==> flow/design.v <==
module Mux #(parameter N = 4)(
	input [N-1:0] A, B,
	input S,
	output [N-1:0] C
);
assign C = S? A: B;
endmodule 
module Adder #(parameter N = 4)(
    input [N-1:0] A,B,
    output [N-1:0] C
);
assign C = A+B;
endmodule
module Register #(parameter N = 10) (
	input clk, rst,
	input [N-1:0] D,
	input en,
	output logic [N-1:0] Q
);
always_ff @(posedge clk or posedge rst)
	if(rst) Q <= 10'h00;
	else if(en)
		Q <= D;
endmodule 
module Register_File(
    input  logic [3:0] A1, A2, A3,
    input  logic       clk,
    input  logic       rst,
    input  logic       WE3,
    input  logic [31:0] WD3,
    input  logic [31:0] R15,
    output logic [31:0] RD1, RD2
);
    logic [31:0] rf [14:0];   
    always_ff @(posedge clk) begin
        if (rst) begin
            for (int i = 0; i < 15; i++)
                rf[i] <= 32'h00000000;
        end else if (WE3) begin
            rf[A3] <= WD3;
        end
    end
    assign RD1 = (A1 == 4'b1111) ? R15 : rf[A1];
    assign RD2 = (A2 == 4'b1111) ? R15 : rf[A2];
endmodule
module Extender(
    input  logic [23:0] A,
    input  logic [1:0] ImmSrc,
    output logic [31:0] Out
);
 always_comb
    case(ImmSrc)
    2'b00: Out={24'b0,A[7:0]};
    2'b01: Out={20'b0,A[11:0]};
    2'b10: Out={{6{A[23]}},A[23:0],2'b00};
    default: Out=32'bx; 
    endcase
 endmodule
module ALU #(parameter N = 32)(
    input  logic [N-1:0] A,
    input  logic [N-1:0] B,
    input  logic [1:0]   ALUCtrl,
    output logic [N-1:0] Result,
    output logic [3:0]   Flags  
);
    logic [N:0] pre_Result;   
    logic [N:0] pre_Sub;      
    always_comb begin
        Result     = '0;
        pre_Result = '0;
        pre_Sub    = '0;
        Flags      = 4'b0000;
        case (ALUCtrl)
            2'b10: begin   
                Result = A & B;
            end
            2'b11: begin   
                Result = A | B;
            end
            2'b00: begin   
                pre_Result = {1'b0, A} + {1'b0, B};
                Result     = pre_Result[N-1:0];
                Flags[2]   = pre_Result[N];   
                Flags[3]   = (A[N-1] == B[N-1]) && (Result[N-1] != A[N-1]);  
            end
            2'b01: begin   
                pre_Sub    = {1'b0, A} - {1'b0, B};
                Result     = pre_Sub[N-1:0];
                Flags[2]   = pre_Sub[N];   
                Flags[3]   = (A[N-1] != B[N-1]) && (Result[N-1] != A[N-1]);  
            end
        endcase
        Flags[0] = (Result == 0);      
        Flags[1] = Result[N-1];        
    end
endmodule
module Condition_Check(
    input  logic [3:0] Flag,   
    input  logic [3:0] Cond,
    output logic       CondEx
);
logic V, C, N, Z;
assign {V, C, N, Z} = Flag;
always_comb begin
    case (Cond)
        4'b0000: CondEx = Z;                      
        4'b0001: CondEx = ~Z;                     
        4'b0010: CondEx = C;                      
        4'b0011: CondEx = ~C;                     
        4'b0100: CondEx = N;                      
        4'b0101: CondEx = ~N;                     
        4'b0110: CondEx = V;                      
        4'b0111: CondEx = ~V;                     
        4'b1000: CondEx = ~Z & C;                 
        4'b1001: CondEx = Z | ~C;                 
        4'b1010: CondEx = ~(N ^ V);               
        4'b1011: CondEx = N ^ V;                  
        4'b1100: CondEx = ~Z & ~(N ^ V);          
        4'b1101: CondEx = Z | (N ^ V);            
        4'b1110: CondEx = 1'b1;                   
        default: CondEx = 1'b0;                   
    endcase
end
endmodule
module Decoder (
	input logic [1:0] Op,
	input logic[5:0] Funct,
	input logic[3:0] Rd,
	output logic [1:0] FlagW,
	output logic PCS, RegW, MemW, MemtoReg, ALUSrc, 
	output logic [1:0] ImmSrc, RegSrc, ALUControl,
	output logic NoWrite
);
	logic Branch, ALUOP;
	PC_Logic pc_logic_inst(
		.Rd(Rd),
		.Branch(Branch), 
		.RegW(RegW),
		.PCS(PCS)
	);
	Main_Decoder main_decoder_inst(
		.Op(Op),
		.Funct(Funct),
		.Branch(Branch), 
		.RegW(RegW), 
		.MemW(MemW), 
		.MemtoReg(MemtoReg), 
		.ALUSrc(ALUSrc), 
		.ImmSrc(ImmSrc), 
		.RegSrc(RegSrc),
		.ALUOP(ALUOP)
	);
	ALU_Decoder alu_decoder_inst (
		.ALUOP(ALUOP),
		.Funct(Funct[4:0]),
		.ALUControl(ALUControl), 
		.FlagW(FlagW),
		.NoWrite(NoWrite)
	);
endmodule 
module PC_Logic (
	input logic [3:0] Rd,
	input logic Branch, RegW,
	output logic PCS
);
	assign PCS = ((Rd == 4'd15) & RegW) | Branch;
endmodule 
module Main_Decoder (
	input logic [1:0] Op,
	input logic [5:0] Funct,
	output logic Branch, RegW, MemW, MemtoReg, ALUSrc, 
	output logic [1:0] ImmSrc, RegSrc,
	output logic ALUOP
);
    always_comb begin
	     Branch = 0;
        RegW = 0;
        MemW = 0;
        MemtoReg = 0;
        ALUSrc = 0;
        ImmSrc = 2'b00;
        RegSrc = 2'b00;
        ALUOP = 0;
        case (Op)
            2'b00: begin
					 Branch = 0;
					 MemtoReg = 0;
					 MemW = 0;
					 RegW = 1;
					 ALUOP = 1;
                if (Funct[5] == 1'b0) begin
                    ALUSrc = 0;
                    RegSrc = 2'b00;
                end else begin
                    ALUSrc = 1;
                    ImmSrc = 2'b00;
                    RegSrc = 2'b00;  
                end
            end
            2'b01: begin
					 Branch = 0;
					 ALUSrc = 1;
					 ImmSrc = 2'b01;
					 ALUOP = 0;
                if (Funct[0] == 1'b0) begin
                    MemW  = 1;
                    RegW  = 0;
                    RegSrc = 2'b10;
                end else begin
						  MemtoReg = 1;
						  MemW = 0;
						  RegW = 1;
						  RegSrc = 2'b00;
                end
            end
            2'b10: begin
					 Branch = 1;
					 MemtoReg = 0;
					 MemW = 0;
					 ALUSrc = 1;
					 ImmSrc = 2'b10;
					 RegW = 0;
					 RegSrc = 2'b01;
					 ALUOP = 0;
            end
        endcase
    end
endmodule
module ALU_Decoder (
	input logic ALUOP,
	input logic [4:0] Funct,
	output logic [1:0] ALUControl, FlagW,
	output logic NoWrite
);
	always_comb begin
		 case (ALUOP)
			  1'b0: begin
					ALUControl = 2'b00;
					FlagW      = 2'b00;
					NoWrite    = 1'b0;
			  end
			  1'b1: begin
					case (Funct[4:1])
						 4'b0100: begin
							  ALUControl = 2'b00;
							  FlagW      = Funct[0] ? 2'b11 : 2'b00;
							  NoWrite    = 1'b0;
						 end
						 4'b0010: begin
							  ALUControl = 2'b01;
							  FlagW      = Funct[0] ? 2'b11 : 2'b00;
							  NoWrite    = 1'b0;
						 end
						 4'b0000: begin
							  ALUControl = 2'b10;
							  FlagW      = Funct[0] ? 2'b10 : 2'b00;
							  NoWrite    = 1'b0;
						 end
						 4'b1100: begin
							  ALUControl = 2'b11;
							  FlagW      = Funct[0] ? 2'b10 : 2'b00;
							  NoWrite    = 1'b0;
						 end
						 4'b1010: begin 
							  ALUControl = 2'b01;
							  FlagW = 2'b11;
							  NoWrite = 1'b1;
						 end
						 default: begin
							  ALUControl = 2'b00;
							  FlagW      = 2'b00;
							  NoWrite    = 1'b0;
						 end
					endcase
			  end
		 endcase
	end
endmodule 
module Control_Unit(
    input  logic [3:0] Cond,
    input  logic [1:0] Op,
    input  logic [5:0] Funct,
    input  logic [3:0] Rd,
    input  logic [3:0] Flags,
    input  logic       clk,
    input  logic       rst,
    output logic       PCSrc,
    output logic       MemtoReg,
    output logic       MemWrite,
    output logic [1:0] ALUControl,
    output logic       ALUSrc,
    output logic [1:0] ImmSrc,
    output logic       RegWrite,
    output logic [1:0] RegSrc
);
    logic       RegW;
    logic       MemW;
    logic       ALUOP;
    logic       Branch;
    logic       PCS;
    logic       CondEx;
    logic [1:0] FlagW;
    logic [3:0] ALUfLags;
	 logic NoWrite;
	Decoder decoder_inst (
		.Op(Op),
		.Funct(Funct),
		.Rd(Rd),
		.FlagW(FlagW),
		.PCS(PCS), 
		.RegW(RegW), 
		.MemW(MemW), 
		.MemtoReg(MemtoReg), 
		.ALUSrc(ALUSrc), 
		.ImmSrc(ImmSrc), 
		.RegSrc(RegSrc), 
		.ALUControl(ALUControl),
		.NoWrite(NoWrite)
	);
    Register #(2) Register_Flag1(
        .clk(clk), 
        .rst(rst),
        .D(Flags[3:2]),
        .en(FlagW[1] & CondEx),
        .Q(ALUfLags[3:2])
    );
    Register #(2) Register_Flag2(
        .clk(clk), 
        .rst(rst),
        .D(Flags[1:0]),
        .en(FlagW[0] & CondEx),
        .Q(ALUfLags[1:0])
    );
    Condition_Check inst_Condition_Check(
        .Flag(ALUfLags), 
        .Cond(Cond), 
        .CondEx(CondEx)
    );
    assign PCSrc     = PCS & CondEx & ~NoWrite;
    assign RegWrite  = RegW & CondEx;
    assign MemWrite  = MemW & CondEx;
endmodule
module CPU (
	input logic clk, rst,
	input logic [31:0] Instr,
	input logic [31:0] ReadData,
	output logic [31:0] WriteData,
	output logic MemWrite,
	output logic [31:0] PC,
	output logic [31:0] ALUResult,
	output logic [31:0] Result
);
	logic [3:0] RA1, RA2;
	logic [31:0] SrcA, SrcB;
	logic [31:0] next_PC, PCPlus4, PCPlus8;
	logic [31:0] ExtImm;
	logic PCSrc;
	logic MemtoReg;
	logic [1:0] ALUControl;
	logic ALUSrc;
	logic [1:0] ImmSrc;
	logic RegWrite;
	logic [1:0] RegSrc;
	logic [3:0] AluFlags;
	logic started;
	logic load_PC;
	always_ff @(posedge clk or posedge rst) begin
		if (rst)
			started <= 0;
		else
			started <= 1;
	end
	assign load_PC = started;
	Mux #(.N(32)) next_PC_inst (
		.A(Result),
		.B(PCPlus4),
		.S(PCSrc),
		.C(next_PC)
	);
	Register #(.N(32)) PC_Register (
		.clk(clk), 
		.rst(rst),
		.D(next_PC),
		.en(load_PC),
		.Q(PC)
	);
	Mux #(.N(4)) RA1_inst (
		.A(4'd15),
		.B(Instr[19:16]),
		.S(RegSrc[0]),
		.C(RA1)
	);
	Mux #(.N(4)) RA2_inst (
		.A(Instr[15:12]),
		.B(Instr[3:0]),
		.S(RegSrc[1]),
		.C(RA2)
	);
	Adder #(.N(32)) PCPlus4_inst (
		.A(PC),
		.B(32'd4),
		.C(PCPlus4)
	);
	Adder #(.N(32)) PCPlus8_inst (
		.A(32'd8),
		.B(PC),
		.C(PCPlus8)
	);
	Register_File Reg_file_inst (
		.A1(RA1),
		.A2(RA2),
		.A3(Instr[15:12]),
		.clk(clk),
		.rst(rst),
		.WE3(RegWrite),
		.R15(PCPlus8),
		.RD1(SrcA),
		.RD2(WriteData),
		.WD3(Result)
	);
	Extender Extender_ins (
		.A(Instr[23:0]),
		.ImmSrc(ImmSrc),
		.Out(ExtImm)
	);
	Mux #(.N(32)) ALUSrc_inst (
		.A(ExtImm),
		.B(WriteData),
		.S(ALUSrc),
		.C(SrcB)
	);
	ALU #(.N(32)) ALU_inst (
		.A(SrcA),
		.B(SrcB),
		.ALUCtrl(ALUControl),
		.Result(ALUResult),
		.Flags(AluFlags)
	);
	Mux #(.N(32)) MemToReg_inst (
		.A(ReadData),
		.B(ALUResult),
		.S(MemtoReg),
		.C(Result)
	);
	Control_Unit CU_Inst (
		.clk(clk),
		.rst(rst),
		.Cond(Instr[31:28]),
		.Op(Instr[27:26]),
		.Funct(Instr[25:20]),
		.Rd(Instr[15:12]),
		.Flags(AluFlags),
		.PCSrc(PCSrc),
		.MemtoReg(MemtoReg),
		.MemWrite(MemWrite),
		.ALUControl(ALUControl),
		.ALUSrc(ALUSrc),
		.ImmSrc(ImmSrc),
		.RegWrite(RegWrite),
		.RegSrc(RegSrc)
	);
endmodule
== Step by step through the tools: CPU ==
What the tools print for CPU, step after step.
Line numbers count from 1 in the design file above.
Cell names lack the library's common part.
Not given: -
Inputs
  top module: CPU
  clock: clk
  standard-cell library: sky130hd
  timing corner: tt_025C_1v80

== Word level ==
Source: Yosys, flattened and elaborated, memories not mapped. Widths are those after wreduce. Registers that Yosys merges into a memory's read port (data or address) are not register bits. Print and check cells do not count. Equal cells are merged and count once.
Yosys's memory passes give these memory sizes; they may raise the number of words (mostly to a power of two), join words into wider ones and drop unused or constant bits.
Word-level totals
  ROM bits: 0
  RAM bits: 512
  bits in registers: 37
  bits in latches: 0
  memory cells: 1
  output and inout port bits: 129
Memory list
  Reg_file_inst.rf: words 16, width 32, line 34  | logic [31:0] rf [14:0];
Cells by class
  magnitude comparators: 0
  div/mod/pow operators: 0
  reductions and logical operators: 13
  bitwise operators: 22
  shift operators: 0
  multiply operators: 0
  multiplexer cells: 39
  $add $sub $neg: 4
  equality and inequality tests: 32
Operators with widths (number)
  two-way mux 32 bit: 7
  case mux 32 bit (select 4 bit): 1
  case mux 32 bit (select 3 bit): 1
  == test 4 bit with constant B: 12
  adder 32 x 32 -> 33 bit: 1
  subtractor 32 x 32 -> 33 bit: 1
  adder 32 x 3 -> 32 bit with constant B: 1
  bitwise AND 32 bit: 1
  bitwise OR 32 bit: 1
  zero test 32 bit: 1
  adder 4 x 32 -> 32 bit with constant A: 1
  == test 4 x 3 -> 1 bit with constant B: 5
  case mux 2 bit (select 2 bit): 4
  two-way mux 4 bit: 4
  case mux 1 bit (select 15 bit): 1
  == test 4 x 2 -> 1 bit with constant B: 3
  case mux 2 bit (select 3 bit): 2
  two-way mux 1 bit: 11
  OR reduction 2 bit: 5
  bitwise AND 1 bit: 9
  == test 2 bit with constant B: 4
  zero test 4 bit: 2
  NOT 1 bit: 7
  == test 2 x 1 -> 1 bit with constant B: 3
  zero test 2 bit: 3
  case mux 1 bit (select 3 bit): 2
  case mux 1 bit (select 2 bit): 3
  two-way mux 2 bit: 3
Other operator kinds: 6; their cells: 11.

== Depth ==
Depth = most cells in a row (Yosys ltp): at word level without a register or memory, in the mapped netlist without a sequential cell, where the memories' decode and read muxes count.
Logic depth
  word-level depth: 11
  ABC_AREA: 0
  gate-level depth with buffers: 30

== Netlist ==
Source: synth_stat.txt of the flow (Yosys; design flattened, memories mapped). It holds for the ABC_AREA given above (unset counts as 0); a run with the other value may have another netlist.
Synthesis totals
  synthesis area: 34682.0 um^2
  standard cells after synthesis: 3558
  flip-flop cells: 519
Cells by type
  edfxtp_1: number 482, area in all 1.45E+04 um^2
  mux4_2: number 117, area in all 2.64E+03 um^2
  nor2_1: number 681, area in all 2.56E+03 um^2
  ha_1: number 107, area in all 1.34E+03 um^2
  nand2_1: number 351, area in all 1.32E+03 um^2
  mux2i_1: number 110, area in all 1.1E+03 um^2
  o21ai_0: number 196, area in all 980.941 um^2
  dfrtp_1: number 37, area in all 925.888 um^2
  clkbuf_1: number 221, area in all 829.546 um^2
  mux2_2: number 62, area in all 698.17 um^2
  a21oi_1: number 137, area in all 685.658 um^2
  inv_1: number 171, area in all 641.866 um^2
  a31oi_1: number 99, area in all 619.344 um^2
  xnor2_1: number 49, area in all 429.162 um^2
  a211oi_1: number 49, area in all 367.853 um^2
  nor3_1: number 63, area in all 315.302 um^2
  nor2b_1: number 47, area in all 294.032 um^2
  buf_2: number 53, area in all 265.254 um^2
Not listed: further types 83, cells in them 526.
By module: a second synthesis without flattening, with its own total; a netlist apart from the flattened one above.
Unflattened totals
  cell total of the unflattened synthesis: 3388
  area (unflattened synthesis): 38894.8 um^2
Rows give one instance, submodules left out.
By module
  Register_File: instances 1, sequential area 14413.8 um^2, area 26007.4 um^2, cells 1770
  ALU (N=32): instances 1, sequential area 0.0 um^2, area 5341.4 um^2, cells 812
  Adder (N=32): instances 2, sequential area 0.0 um^2, area 1739.2 um^2, cells 248
  Mux (N=32): instances 3, sequential area 0.0 um^2, area 544.3 um^2, cells 36
  Register (N=32): instances 1, sequential area 800.8 um^2, area 1348.8 um^2, cells 69
  Extender: instances 1, sequential area 0.0 um^2, area 311.5 um^2, cells 45
  Condition_Check: instances 1, sequential area 0.0 um^2, area 193.9 um^2, cells 28
  Register (N=2): instances 2, sequential area 50.0 um^2, area 76.3 um^2, cells 5
  ALU_Decoder: instances 1, sequential area 0.0 um^2, area 128.9 um^2, cells 16
  Main_Decoder: instances 1, sequential area 0.0 um^2, area 118.9 um^2, cells 15
  Mux (N=4): instances 2, sequential area 0.0 um^2, area 45.0 um^2, cells 4
  Control_Unit: instances 1, sequential area 0.0 um^2, area 38.8 um^2, cells 5
  CPU: instances 1, sequential area 25.0 um^2, area 36.3 um^2, cells 4
  PC_Logic: instances 1, sequential area 0.0 um^2, area 15.0 um^2, cells 2
  Decoder: instances 1, sequential area 0.0 um^2, area 0.0 um^2, cells 0

== Timing after synthesis ==
Path of least setup slack by OpenSTA after synthesis, without wires, with an ideal clock, recovery checks aside; 20% of the period is set as input and as output delay. Where synthesis merged equal registers, the netlist keeps one of their names.
Timing path post-synthesis
  kind: in2out
  start: in Instr[27]
  end: out Result[26]
  launch time at the first pin: 4.000 ns
  clock period: 20.0 ns
  buffers on the path: 2
  path slack: 6.630 ns
  input delay: 4.000 ns
  stages on the path: 24
  arrival time: 9.370 ns
  path delay: 5.370 ns
  required time: 16.000 ns
  external output delay: 4.000 ns
  synthesis period reached: 13.37 ns
"path delay" is the arrival time less input delay plus setup time.
A path that ends at an output port has no setup time.
"stages on the path": output pins that drive a net of the path, with the launching flip-flop's if there is one; two outputs of one cell count as two.
"synthesis period reached" = period - worst setup slack (recovery checks aside). The figure is calculated, with input and output delays left at 20% of the set period.
The rows between start and end are the longest chain of elaborated cells between them; the timing report does not say that the signal goes this way. Where chains are equally long, one stands for them.
A line is the first line of the expression or statement that the cell stems from. Yosys adds cells for indexed reads and writes and turns some case tables into memories.
A memory read counts as a cell of the chain, while the word-level depth stops at memories.
On the way, post-synthesis
  cell sequence: inv_1 ha_1 nand2b_1 buf_4 mux2i_2 mux4_2 mux4_2 a21oi_1 nor2_1 a31o_2 ha_1 fa_1 o21bai_1 and3b_1 nor3_1 a2111o_1 a31oi_4 a21boi_0 xnor2_1 a21oi_1 o21ai_2 mux2i_2 buf_2 inv_1
  length of the longest elaborated chain: 9
  elaborated cells on any way between the ends: 33
RTL lines, path post-synthesis
  from (decl): line 345  | input logic [31:0] Instr,
  == test 2 bit: line 184  | case (Op)
  case mux 2 bit (select 2 bit): line 184
  two-way mux 4 bit: line 6  | assign C = S? A: B;
  memory (16 x 32 bit): line 34  | logic [31:0] rf [14:0];
  two-way mux 32 bit: line 44  | assign RD2 = (A2 == 4'b1111) ? R15 : rf[A2];
  two-way mux 32 bit: line 6
  subtractor 32 x 32 -> 33 bit: line 87  | pre_Sub    = {1'b0, A} - {1'b0, B};
  case mux 32 bit (select 4 bit): line 73  | case (ALUCtrl)
  two-way mux 32 bit: line 6
  to (decl): line 351  | output logic [31:0] Result

== Path in the finished layout ==
From the final timing report of stored run 1: the path of least setup slack in the routed layout; clock arrival at registers is part of the times.
Timing path post-layout
  kind: in2out
  start: in Instr[27]
  end: out Result[31]
  input delay: 5.76 ns
  launch time at the first pin: 5.76 ns
  stages on the path: 24
  buffers on the path: 4
  path slack: 8.42 ns
  arrival time: 14.62 ns
  external output delay: 5.76 ns
  clock period: 28.8 ns
  required time: 23.04 ns
The rows between start and end are the longest chain of elaborated cells between them; the timing report does not say that the signal goes this way. Where chains are equally long, one stands for them.
A memory read counts as a cell of the chain, while the word-level depth stops at memories.
On the way, post-layout
  cell sequence: clkdlybuf4s50_1 inv_1 ha_1 nand2b_1 mux2_8 buf_6 mux4_2 mux4_2 nor2_1 nor2_1 a31o_2 ha_1 nand4b_1 nor4_1 o211ai_1 a21oi_2 a21oi_1 nor2_1 mux2i_1 a31oi_4 mux2i_4 buf_4 inv_2 clkdlybuf4s50_1
  length of the longest elaborated chain: 9
  elaborated cells on any way between the ends: 33
RTL lines, path post-layout
  from (decl): line 345  | input logic [31:0] Instr,
  == test 2 bit: line 184  | case (Op)
  case mux 2 bit (select 2 bit): line 184
  two-way mux 4 bit: line 6  | assign C = S? A: B;
  memory (16 x 32 bit): line 34  | logic [31:0] rf [14:0];
  two-way mux 32 bit: line 44  | assign RD2 = (A2 == 4'b1111) ? R15 : rf[A2];
  two-way mux 32 bit: line 6
  subtractor 32 x 32 -> 33 bit: line 87  | pre_Sub    = {1'b0, A} - {1'b0, B};
  case mux 32 bit (select 4 bit): line 73  | case (ALUCtrl)
  two-way mux 32 bit: line 6
  to (decl): line 351  | output logic [31:0] Result

Hand-over note for CPU

2 stored runs of CPU in the flow (synthesis by Yosys, layout by OpenROAD, sky130hd cells), in arbitrary order. Constraints: input delay and output delay 20% of the set period each, output load 0.01 pF.
"achieved clock period": clock period set for the run, less the worst setup slack. It is reckoned from that one timing run; input and output delays stay at 20% of the period that was set.
"worst setup path time": the worst setup path's part of the clock period (all of it between registers, 20% less for each end at a port) less its slack. A launch clock that arrives late makes it longer, a capture clock that arrives late makes it shorter.
"power": no workload was simulated; the value follows from the tool's default switching activity.
[stored run 1] settings: ABC_AREA=0, CAP_MARGIN=40, CELL_PAD_IN_SITES_DETAIL_PLACEMENT=0, CELL_PAD_IN_SITES_GLOBAL_PLACEMENT=1, CORE_UTILIZATION=54, CTS_CLUSTER_DIAMETER=398, CTS_CLUSTER_SIZE=73, PLACE_DENSITY_LB_ADDON=0.2, SETUP_SLACK_MARGIN=2.45, SLEW_MARGIN=40, TNS_END_PERCENT=15, period_ns=28.8, CORE_MARGIN=2
[stored run 1] result: chip area after synthesis (Yosys) 34682.0 um^2, die area 66270.2 um^2, standard-cell area of the final layout 37775.0 um^2, utilization 59.7%, worst setup slack after layout 8.416 ns, total negative slack 0.000 ns, worst hold slack 0.619 ns, power 2479 uW, achieved clock period 20.384 ns, worst setup path time 8.86 ns, worst setup path kind in2out
[stored run 2] settings: ABC_AREA=1, CAP_MARGIN=30, CELL_PAD_IN_SITES_DETAIL_PLACEMENT=1, CORE_ASPECT_RATIO=0.94, CORE_UTILIZATION=47, GPL_TIMING_DRIVEN=0, MAX_ROUTING_LAYER=met4, MIN_ROUTING_LAYER=met2, SETUP_SLACK_MARGIN=4.93, SLEW_MARGIN=35, TNS_END_PERCENT=95, period_ns=20.0, CORE_MARGIN=2
[stored run 2] result: did not finish, routing stopped with GRT-0116

End of note.
